==> flow/design.v <==
module binary2deg(
	input i_clk,
	input i_rst,
	input i_start,
	input[63:0] i_decimal,
	input[3:0] i_frccnt,
	output[13:0] o_deg,
	output o_finished
	);
enum {IDLE,D2B1,D2B2,SHIFT,B2D,END} state_w,state_r;
logic[13:0] deg_w,deg_r;
logic[21:0] devider_w,devider_r;
logic[34:0] tmp_w,tmp_r;
logic[63:0] decimal_w,decimal_r;
logic[21:0] binary_w,binary_r;
logic[3:0] cnt_w,cnt_r;
logic[3:0] frccnt_w,frccnt_r;
logic finished;
assign o_finished = finished;
assign o_deg = deg_r;
always@(*) begin
	deg_w = deg_r;
	devider_w = devider_r;
	tmp_w = tmp_r;
	decimal_w = decimal_r;
	binary_w = binary_r;
	cnt_w = cnt_r;
	frccnt_w = frccnt_r;
	state_w = state_r;
	finished = 0;
	case(state_r)
		IDLE: begin
			if(i_start) begin
				state_w = D2B1;
				decimal_w = i_decimal;
				frccnt_w = i_frccnt;
				tmp_w = 0;
			end
			else begin
				state_w = state_r;
				decimal_w = 0;
			end
			binary_w = 0;
			devider_w = 22'b101101000000000000000;
			finished = 0;
		end
		D2B1: begin
			if(decimal_r[3:0] < 10) begin
				tmp_w = (tmp_r >> 4)+(tmp_r >> 5)+(tmp_r >> 8)+(tmp_r >> 9)+(tmp_r >> 12)+(tmp_r >> 13)+{18'd0,decimal_r[3:0],13'd0};
				state_w = state_r;
			end
			else begin
				tmp_w = tmp_r;
				state_w = D2B2;
			end
			decimal_w = decimal_r >> 4;
		end
		D2B2: begin
			if(cnt_r == (frccnt_r - 1)) begin
				state_w = SHIFT;
				cnt_w = 0;
			end
			else begin
				state_w = state_r;
				cnt_w = cnt_r + 1;
			end
			tmp_w = (tmp_r >> 4)+(tmp_r >> 5)+(tmp_r >> 8)+(tmp_r >> 9)+(tmp_r >> 12)+(tmp_r >> 13)+{18'd0,decimal_r[3:0],13'd0};
			decimal_w = decimal_r >> 4;
		end
		SHIFT: begin
			tmp_w = (tmp_r << 3) + (tmp_r << 1);
			if(cnt_r == (frccnt_r - 2)) begin
				state_w = B2D;
				binary_w = tmp_w[21:0];
				cnt_w = 0;
			end
			else begin
				state_w = state_r;
				cnt_w = cnt_r + 1;
			end
		end
		B2D: begin
			if(cnt_r == 13) begin
				state_w = END;
				cnt_w = 0;
			end
			else begin
				state_w = state_r;
				cnt_w = cnt_r + 1;
			end
			if(binary_r < devider_r) begin
				deg_w = {deg_r[12:0],1'b0};
				binary_w = binary_r;
			end
			else begin
				deg_w = {deg_r[12:0],1'b1};
				binary_w = binary_r - devider_r;
			end
			devider_w = devider_r >> 1;
			finished = 0;
		end
		END: begin
			finished = 1;
			state_w = IDLE;
		end
	endcase
end
always@(posedge i_clk or negedge i_rst) begin
	if(!i_rst) begin
		devider_r <= 22'b0101101000000000000000;
		binary_r <= 0;
		deg_r <= 0;
		cnt_r <= 0;
		state_r <= IDLE;
		decimal_r <= 64'd0;
		tmp_r <= 35'd0;
		frccnt_r <= 0;
	end
	else begin
		devider_r <= devider_w;
		binary_r <= binary_w;
		deg_r <= deg_w;
		cnt_r <= cnt_w;
		state_r <= state_w;
		decimal_r <= decimal_w;
		tmp_r <= tmp_w;
		frccnt_r <= frccnt_w;
	end
end
endmodule
module synchro(
	input i_clk,
	input i_rst,
	input i_write,
	input[7:0] i_char,
	output o_full,
	output o_check,
	output[14 - 1:0] o_deg
	);
integer i;
enum {IDLE,IDT,DATA,DEG,CHECK} state_w,state_r;
logic[7:0] cnt_w,cnt_r;
logic[7:0] char_w[7:0],char_r[7:0];
logic[2:0] r_w,r_r,w_w,w_r;
logic[7:0] char;
logic[7:0] check_w,check_r;
logic[7:0] checksum_w,checksum_r,tmp;
logic check;
logic[23:0] SI_w,SI_r;
logic[3:0] pos;
enum {INT,FRC} dstate_w,dstate_r;
logic[63:0] decimal_w,decimal_r;
logic[13:0] deg,deg_w,deg_r;
logic[3:0] frccnt_w,frccnt_r;
logic finished;
binary2deg xbinary2deg(.i_clk(i_clk),.i_rst(i_rst),.i_start(check && (pos == 1)),.i_decimal(decimal_r),.i_frccnt(frccnt_r),.o_deg(deg),.o_finished(finished));
assign o_full = ((w_r + 1) == r_r)? 1 : 0;
assign o_check = check;
assign o_deg = deg_r;
always@(*) begin
	for(i = 0; i < 8; i = i + 1) begin
		char_w[i] = char_r[i];
	end
	if(i_write) begin
		w_w = w_r + 1;
		char_w[w_r] = i_char;
	end
	else begin
		w_w = w_r;
	end
	if(w_r != r_r) begin
		char = char_r[r_r];
		r_w = r_r + 1;
	end
	else begin
		char = 0;
		r_w = r_r;
	end
end
always@(*) begin
	pos = 0;
	case(SI_r)
		{"H","D","G"} : begin
			pos = 1;
		end
		{"H","D","T"} : begin
			pos = 1;
		end
	endcase
end
always@(*) begin
	if(finished)
		deg_w = deg;
	else
		deg_w = deg_r;
end
always@(*) begin
	check = 0;
	checksum_w = checksum_r;
	SI_w = SI_r;
	decimal_w = decimal_r;
	tmp = 0;
	frccnt_w = frccnt_r;
	state_w = state_r;
	dstate_w = dstate_r;
	cnt_w = cnt_r;
	check_w = check_r;
	if(w_r != r_r) begin
		case(state_r)
			IDLE: begin
				check_w = 0;
				decimal_w = 0;
				frccnt_w = 0;
				dstate_w = INT;
				if(char == "$") begin
					state_w = IDT;
				end
				else begin
					state_w = state_r;
				end
				cnt_w = 0;
			end
			IDT: begin
				if(cnt_r == 4) begin
					state_w = DATA;
					cnt_w = 0;
					SI_w = (SI_r << 8) + {16'd0,char};
				end
				else if(cnt_r > 1) begin
					state_w = state_r;
					cnt_w = cnt_r + 1;
					SI_w = (SI_r << 8) + {16'd0,char};
				end
				else begin
					state_w = state_r;
					SI_w = SI_r;
					cnt_w = cnt_r + 1;
				end
				check_w = check_r ^ char;
			end
			DATA: begin
				if(char == "*") begin
					state_w = CHECK;
					cnt_w = 0;
					check_w = check_r;
				end
				else if(char == ",") begin
					cnt_w = cnt_r + 1;
					check_w = check_r ^ char;
					if(cnt_r == (pos - 1)) begin
						state_w = DEG;
					end
					else begin
						state_w = state_r;
					end
				end
				else begin
					state_w = state_r;
					cnt_w = cnt_r;
					check_w = check_r ^ char;
				end
			end
			DEG: begin
				tmp = char - "0";
				if(char == ".") begin
					dstate_w = FRC;
					state_w = state_r;
					cnt_w = cnt_r;
					frccnt_w = frccnt_r;
					decimal_w = (decimal_r << 4) + {60'd0,tmp[3:0]};
				end
				else if(char == ",") begin
					dstate_w = INT;
					state_w = DATA;
					cnt_w = cnt_r;
					frccnt_w = frccnt_r;
					decimal_w = decimal_r;
				end
				else begin
					state_w = state_r;
					dstate_w = dstate_r;
					cnt_w = cnt_r;
					decimal_w = (decimal_r << 4) + {60'd0,tmp[3:0]};
					if(dstate_r == FRC) begin
						frccnt_w = frccnt_r;
					end
					else begin
						frccnt_w = frccnt_r + 1;
					end
				end
				check_w = check_r ^ char;
			end
			CHECK: begin
				if(char == 8'hd) begin
					state_w = IDLE;
					cnt_w = 0;
					if(check_r == checksum_r) begin
						check = 1;
					end
					else begin
						check = 0;
					end
				end
				else begin
					if((char > "/") && (char < ":")) begin
						tmp = char - "0";
						checksum_w = cnt_r == 0 ? {tmp[3:0],4'd0} : {checksum_r[7:4],tmp[3:0]};
					end
					else if((char > "@") && (char < "G")) begin
						tmp = char - "A" + 8'd10;
						checksum_w = cnt_r == 0 ? {tmp[3:0],4'd0} : {checksum_r[7:4],tmp[3:0]};
					end
					else begin
						checksum_w = checksum_r;
					end
					cnt_w = cnt_r + 1;
				end
			end
		endcase
	end
	else begin
		state_w = state_r;
		cnt_w = cnt_r;
		checksum_w = checksum_r;
		check_w = check_r;
	end
end
always@(posedge i_clk or negedge i_rst) begin
	if(!i_rst) begin
		state_r <= IDLE;
		dstate_r <= INT;
		cnt_r <= 0;
		deg_r <= 0;
		checksum_r <= 0;
		check_r <= 0;
		SI_r <= 0;
		r_r <= 0;
		w_r <= 0;
		decimal_r <= 0;
		frccnt_r <= 0;
		for(i = 0; i < 8; i = i + 1) begin
			char_r[i] <= 0;
		end
	end
	else begin
		state_r <= state_w;
		dstate_r <= dstate_w;
		cnt_r <= cnt_w;
		deg_r <= deg_w;
		checksum_r <= checksum_w;
		check_r <= check_w;
		SI_r <= SI_w;
		r_r <= r_w;
		w_r <= w_w;
		decimal_r <= decimal_w;
		frccnt_r <= frccnt_w;
		for(i = 0; i < 8; i = i + 1) begin
			char_r[i] <= char_w[i];
		end
	end
end
endmodule
== Reports on synchro ==
Tool output for the design above, in the order of the flow.
Line numbers count from 1 in the design file above.
Library cell names are shortened.
The mark -- stands for no value.
Inputs
  design top: synchro
  clock port: i_clk
  library: sky130hd
  corner: tt_025C_1v80

== Word-level counts ==
Source: Yosys, flattened and elaborated. Widths are those after wreduce. Registers that Yosys merges into a memory's read port (data or address) are not register bits. Print and check cells do not count. Equal cells are merged and count once.
Word-level totals
  flip-flop bits (word level): 461
  input bits: 11
  output and inout port bits: 16
  elaborated cells: 246
Cells by class
  add/sub/neg operators: 21
  $lt $le $gt $ge: 7
  eq/ne operators: 59
  mux-type cells: 69
  bitwise gates (word level): 10
  reductions and logical operators: 52
Operators with widths (count)
  2-to-1 mux 32 bit: 15
  case mux 64 bit (select 2 bit): 2
  case mux 32 bit (select 6 bit): 1
  2-to-1 mux 64 bit: 3
  case mux 32 bit (select 5 bit): 1
  2-to-1 mux 8 bit: 18
  case mux 35 bit (select 4 bit): 1
  == test 32 x 2 -> 1 bit with constant B: 4
  == test 32 x 1 -> 1 bit with constant B: 3
  == test 32 x 3 -> 1 bit with constant B: 3
  2-to-1 mux 35 bit: 2
  case mux 22 bit (select 3 bit): 1
  logical NOT 32 bit: 2
  == test 4 x 32 -> 1 bit: 2
  adder 64 x 4 -> 64 bit: 1
  case mux 32 bit (select 2 bit): 1
  case mux 8 bit (select 8 bit): 1
  OR reduction 7 bit: 8
  == test 24 x 23 -> 1 bit with constant B: 2
  2-to-1 mux 24 bit: 2
  case mux 22 bit (select 2 bit): 1
  2-to-1 mux 22 bit: 2
  adder 35 x 17 -> 35 bit: 1
  adder 35 x 22 -> 35 bit: 1
  adder 35 x 23 -> 35 bit: 1
  adder 35 x 26 -> 35 bit: 1
  adder 35 x 27 -> 35 bit: 1
  adder 35 bit: 1
Not listed: further kinds 56, cells in them 136.

== Longest topological paths ==
Longest topological path by Yosys (ltp), each cell counted once; first at word level (registers and memories cut), then after technology mapping (sequential cells cut; the memories' decode and read muxes count).
Logic depth
  depth after elaboration: 10
  ABC_AREA: 0
  gate-level depth with buffers: 26
  depth with buffers taken out: 26

== After synthesis ==
The flow's flattened synthesis, as Yosys stat reports it; memories are mapped. The netlist is that of the ABC_AREA named above (0 if unset); the other value can give another one.
The area totals of this step are shown rounded.
Synthesis totals
  standard cells after synthesis: 2650
  mapped area: 25000 um^2
  sequential area: 9400 um^2
  mapped flip-flops: 376
  buffers: 122
Cell types
  dfrtp_1: count 370, area in all 9258.88 um^2
  ha_1: count 148, area in all 1.85E+03 um^2
  fa_1: count 78, area in all 1.56E+03 um^2
  mux2_2: count 121, area in all 1.36E+03 um^2
  nand2_1: count 324, area in all 1.22E+03 um^2
  o21ai_0: count 197, area in all 985.946 um^2
  a21oi_1: count 192, area in all 960.922 um^2
  inv_1: count 205, area in all 769.488 um^2
  xnor2_1: count 69, area in all 604.33 um^2
  nor2_1: count 137, area in all 514.243 um^2
  and3_1: count 79, area in all 494.224 um^2
  a21o_1: count 53, area in all 397.882 um^2
  clkbuf_1: count 87, area in all 326.563 um^2
  xor2_1: count 36, area in all 315.302 um^2
  nand3_1: count 61, area in all 305.293 um^2
  o31ai_1: count 34, area in all 255.245 um^2
  nor3_1: count 42, area in all 210.202 um^2
  a221oi_1: count 20, area in all 175.168 um^2
Not listed: further types 66, cells in them 397.
The figures by module come from a second, unflattened synthesis with its own total; it is not the netlist above.
Second synthesis, totals
  cell total of the unflattened synthesis: 2468
  area (unflattened synthesis): 24000 um^2
Rows give one instance, submodules left out.
Modules
  binary2deg: instances 1, cells 1692, area 15000 um^2, seq. area 4300 um^2
  synchro: instances 1, cells 776, area 9400 um^2, seq. area 5200 um^2

== Worst setup path after synthesis ==
Source: OpenSTA report_checks on the synthesized netlist (no wires, ideal clock, input and output delay 20% of the period each), path of least setup slack; recovery checks are left aside. Register names are those of the netlist, which keeps one name where synthesis merged equal registers.
Timing post-synthesis
  path kind: register to register
  start point: register xbinary2deg.tmp_r[5]
  end point: register xbinary2deg.tmp_r[31]
  period: 10000 ps
  setup time: 137 ps
  launch time at the first pin: 0 ps
  arrival: 5801 ps
  required time: 9863 ps
  slack: 4063 ps
  path delay: 5938 ps
  driving pins on the path: 27
  buffers on the path: 0
  synthesis period reached: 5937 ps
"path delay" is the arrival time less input delay plus setup time.
"driving pins on the path" counts driving pins, that of a launching flip-flop among them; a cell with two outputs on the path counts twice.
"synthesis period reached" = period - worst setup slack (recovery checks aside). The figure is calculated, with input and output delays left at 20% of the set period.
The rows between start and end are the longest chain of elaborated cells between them; the timing report does not say that the signal goes this way. Where chains are equally long, one stands for them.
A line is the first line of the expression or statement that the cell stems from. Yosys adds cells for indexed reads and writes and turns some case tables into memories.
Between the ends, post-synthesis
  path through: dfrtp_1 -> ha_1 -> inv_1 -> fa_1 -> nand2b_1 -> a21oi_1 -> a21oi_1 -> o21ai_1 -> o31ai_1 -> o41ai_1 -> a21oi_1 -> xnor2_1 -> fa_1 -> inv_1 -> fa_1 -> fa_1 -> inv_1 -> ha_1 -> nand2_1 -> o21ai_0 -> o2111ai_1 -> or2_2 -> o211ai_1 -> a31oi_1 -> a2111oi_0 -> or3_1 -> o211ai_1
  cells in the longest elaborated chain: 8
  elaborated cells on any way between the ends: 9
  classes of those cells: 7 x add/sub; 2 x mux
RTL lines, path post-synthesis
  start: declaration: line 13  | logic[34:0] tmp_w,tmp_r;
  start: assignment: line 116  | tmp_r <= 35'd0;
  start: assignment: line 126  | tmp_r <= tmp_w;
  adder 31 x 30 -> 32 bit: line 49  | tmp_w = (tmp_r >> 4)+(tmp_r >> 5)+(tmp_r >> 8)+(tmp_r >> 9)+(tmp_r >> 12)+(tmp_r >> 13)+{18'd0,decimal_r[3:0], ...
  adder 35 x 27 -> 35 bit: line 49
  adder 35 x 26 -> 35 bit: line 49
  adder 35 x 23 -> 35 bit: line 49
  adder 35 x 22 -> 35 bit: line 49
  adder 35 x 17 -> 35 bit: line 49
  2-to-1 mux 35 bit: line 48  | if(decimal_r[3:0] < 10) begin
  case mux 35 bit (select 4 bit): line 31  | case(state_r)
  end: assignment: line 116
  end: assignment: line 126
  end: declaration: line 13

== Path in the finished layout ==
From the final timing report of flow run B: the path of least setup slack in the routed layout; clock arrival at registers is part of the times.
The path's times are printed in steps of 10 ps; the period is the one set.
Timing post-layout
  path kind: register to register
  start point: register xbinary2deg.tmp_r[5]
  end point: register xbinary2deg.tmp_r[31]
  period: 6980 ps
  setup time: 140 ps
  launch time at the first pin: 580 ps
  arrival: 7370 ps
  required time: 7400 ps
  slack: 40 ps
  driving pins on the path: 27
  buffers on the path: 0
The rows between start and end are the longest chain of elaborated cells between them; the timing report does not say that the signal goes this way. Where chains are equally long, one stands for them.
Between the ends, post-layout
  path through: dfrtp_1 -> ha_1 -> inv_1 -> fa_1 -> nand2b_1 -> a21oi_1 -> a21oi_1 -> o21ai_1 -> o31ai_1 -> o41ai_1 -> a21oi_1 -> xnor2_1 -> fa_1 -> inv_1 -> fa_1 -> fa_1 -> inv_1 -> ha_1 -> nand2_1 -> o21ai_0 -> o2111ai_1 -> or2_2 -> o211ai_1 -> a31oi_1 -> a2111oi_0 -> or3_1 -> o211ai_1
  cells in the longest elaborated chain: 8
  elaborated cells on any way between the ends: 9
  classes of those cells: 7 x add/sub; 2 x mux
RTL lines, path post-layout
  start: declaration: line 13  | logic[34:0] tmp_w,tmp_r;
  start: assignment: line 116  | tmp_r <= 35'd0;
  start: assignment: line 126  | tmp_r <= tmp_w;
  adder 31 x 30 -> 32 bit: line 49  | tmp_w = (tmp_r >> 4)+(tmp_r >> 5)+(tmp_r >> 8)+(tmp_r >> 9)+(tmp_r >> 12)+(tmp_r >> 13)+{18'd0,decimal_r[3:0], ...
  adder 35 x 27 -> 35 bit: line 49
  adder 35 x 26 -> 35 bit: line 49
  adder 35 x 23 -> 35 bit: line 49
  adder 35 x 22 -> 35 bit: line 49
  adder 35 x 17 -> 35 bit: line 49
  2-to-1 mux 35 bit: line 48  | if(decimal_r[3:0] < 10) begin
  case mux 35 bit (select 4 bit): line 31  | case(state_r)
  end: assignment: line 116
  end: assignment: line 126
  end: declaration: line 13

## Implementation results

Design synchro on sky130hd. What follows are 2 stored runs of the flow, each under its own settings; their order means nothing. The constraints put input and output delay at 20% of the set period each and load the outputs with 0.01 pF.
The measured numbers are rounded.

==> flow run A: settings <==
{ "ABC_AREA": 1, "CAP_MARGIN": 15, "CELL_PAD_IN_SITES_DETAIL_PLACEMENT": 2, "CORE_ASPECT_RATIO": 0.9, "CORE_MARGIN": 8, "CORE_UTILIZATION": 64, "CTS_CLUSTER_SIZE": 77, "GPL_TIMING_DRIVEN": 0, "HOLD_SLACK_MARGIN": -0.06, "PLACE_DENSITY_LB_ADDON": 0.22, "period_ns": 10.0, "SLEW_MARGIN": 20 }
==> flow run A: results <==
no results, placement failed with DPL-0033

==> flow run B: settings <==
{ "SETUP_SLACK_MARGIN": -0.57, "period_ns": 6.98, "CAP_MARGIN": 20, "CORE_MARGIN": 2, "CORE_UTILIZATION": 40, "SLEW_MARGIN": 20 }
==> flow run B: results <==
chip area in the Yosys report: 25,000 um^2
full die area: 64,000 um^2
utilization in the final report: 0.44
lowest setup slack: 35 ps
sum of negative setup slack: 0 ps
worst hold slack after layout: 480 ps
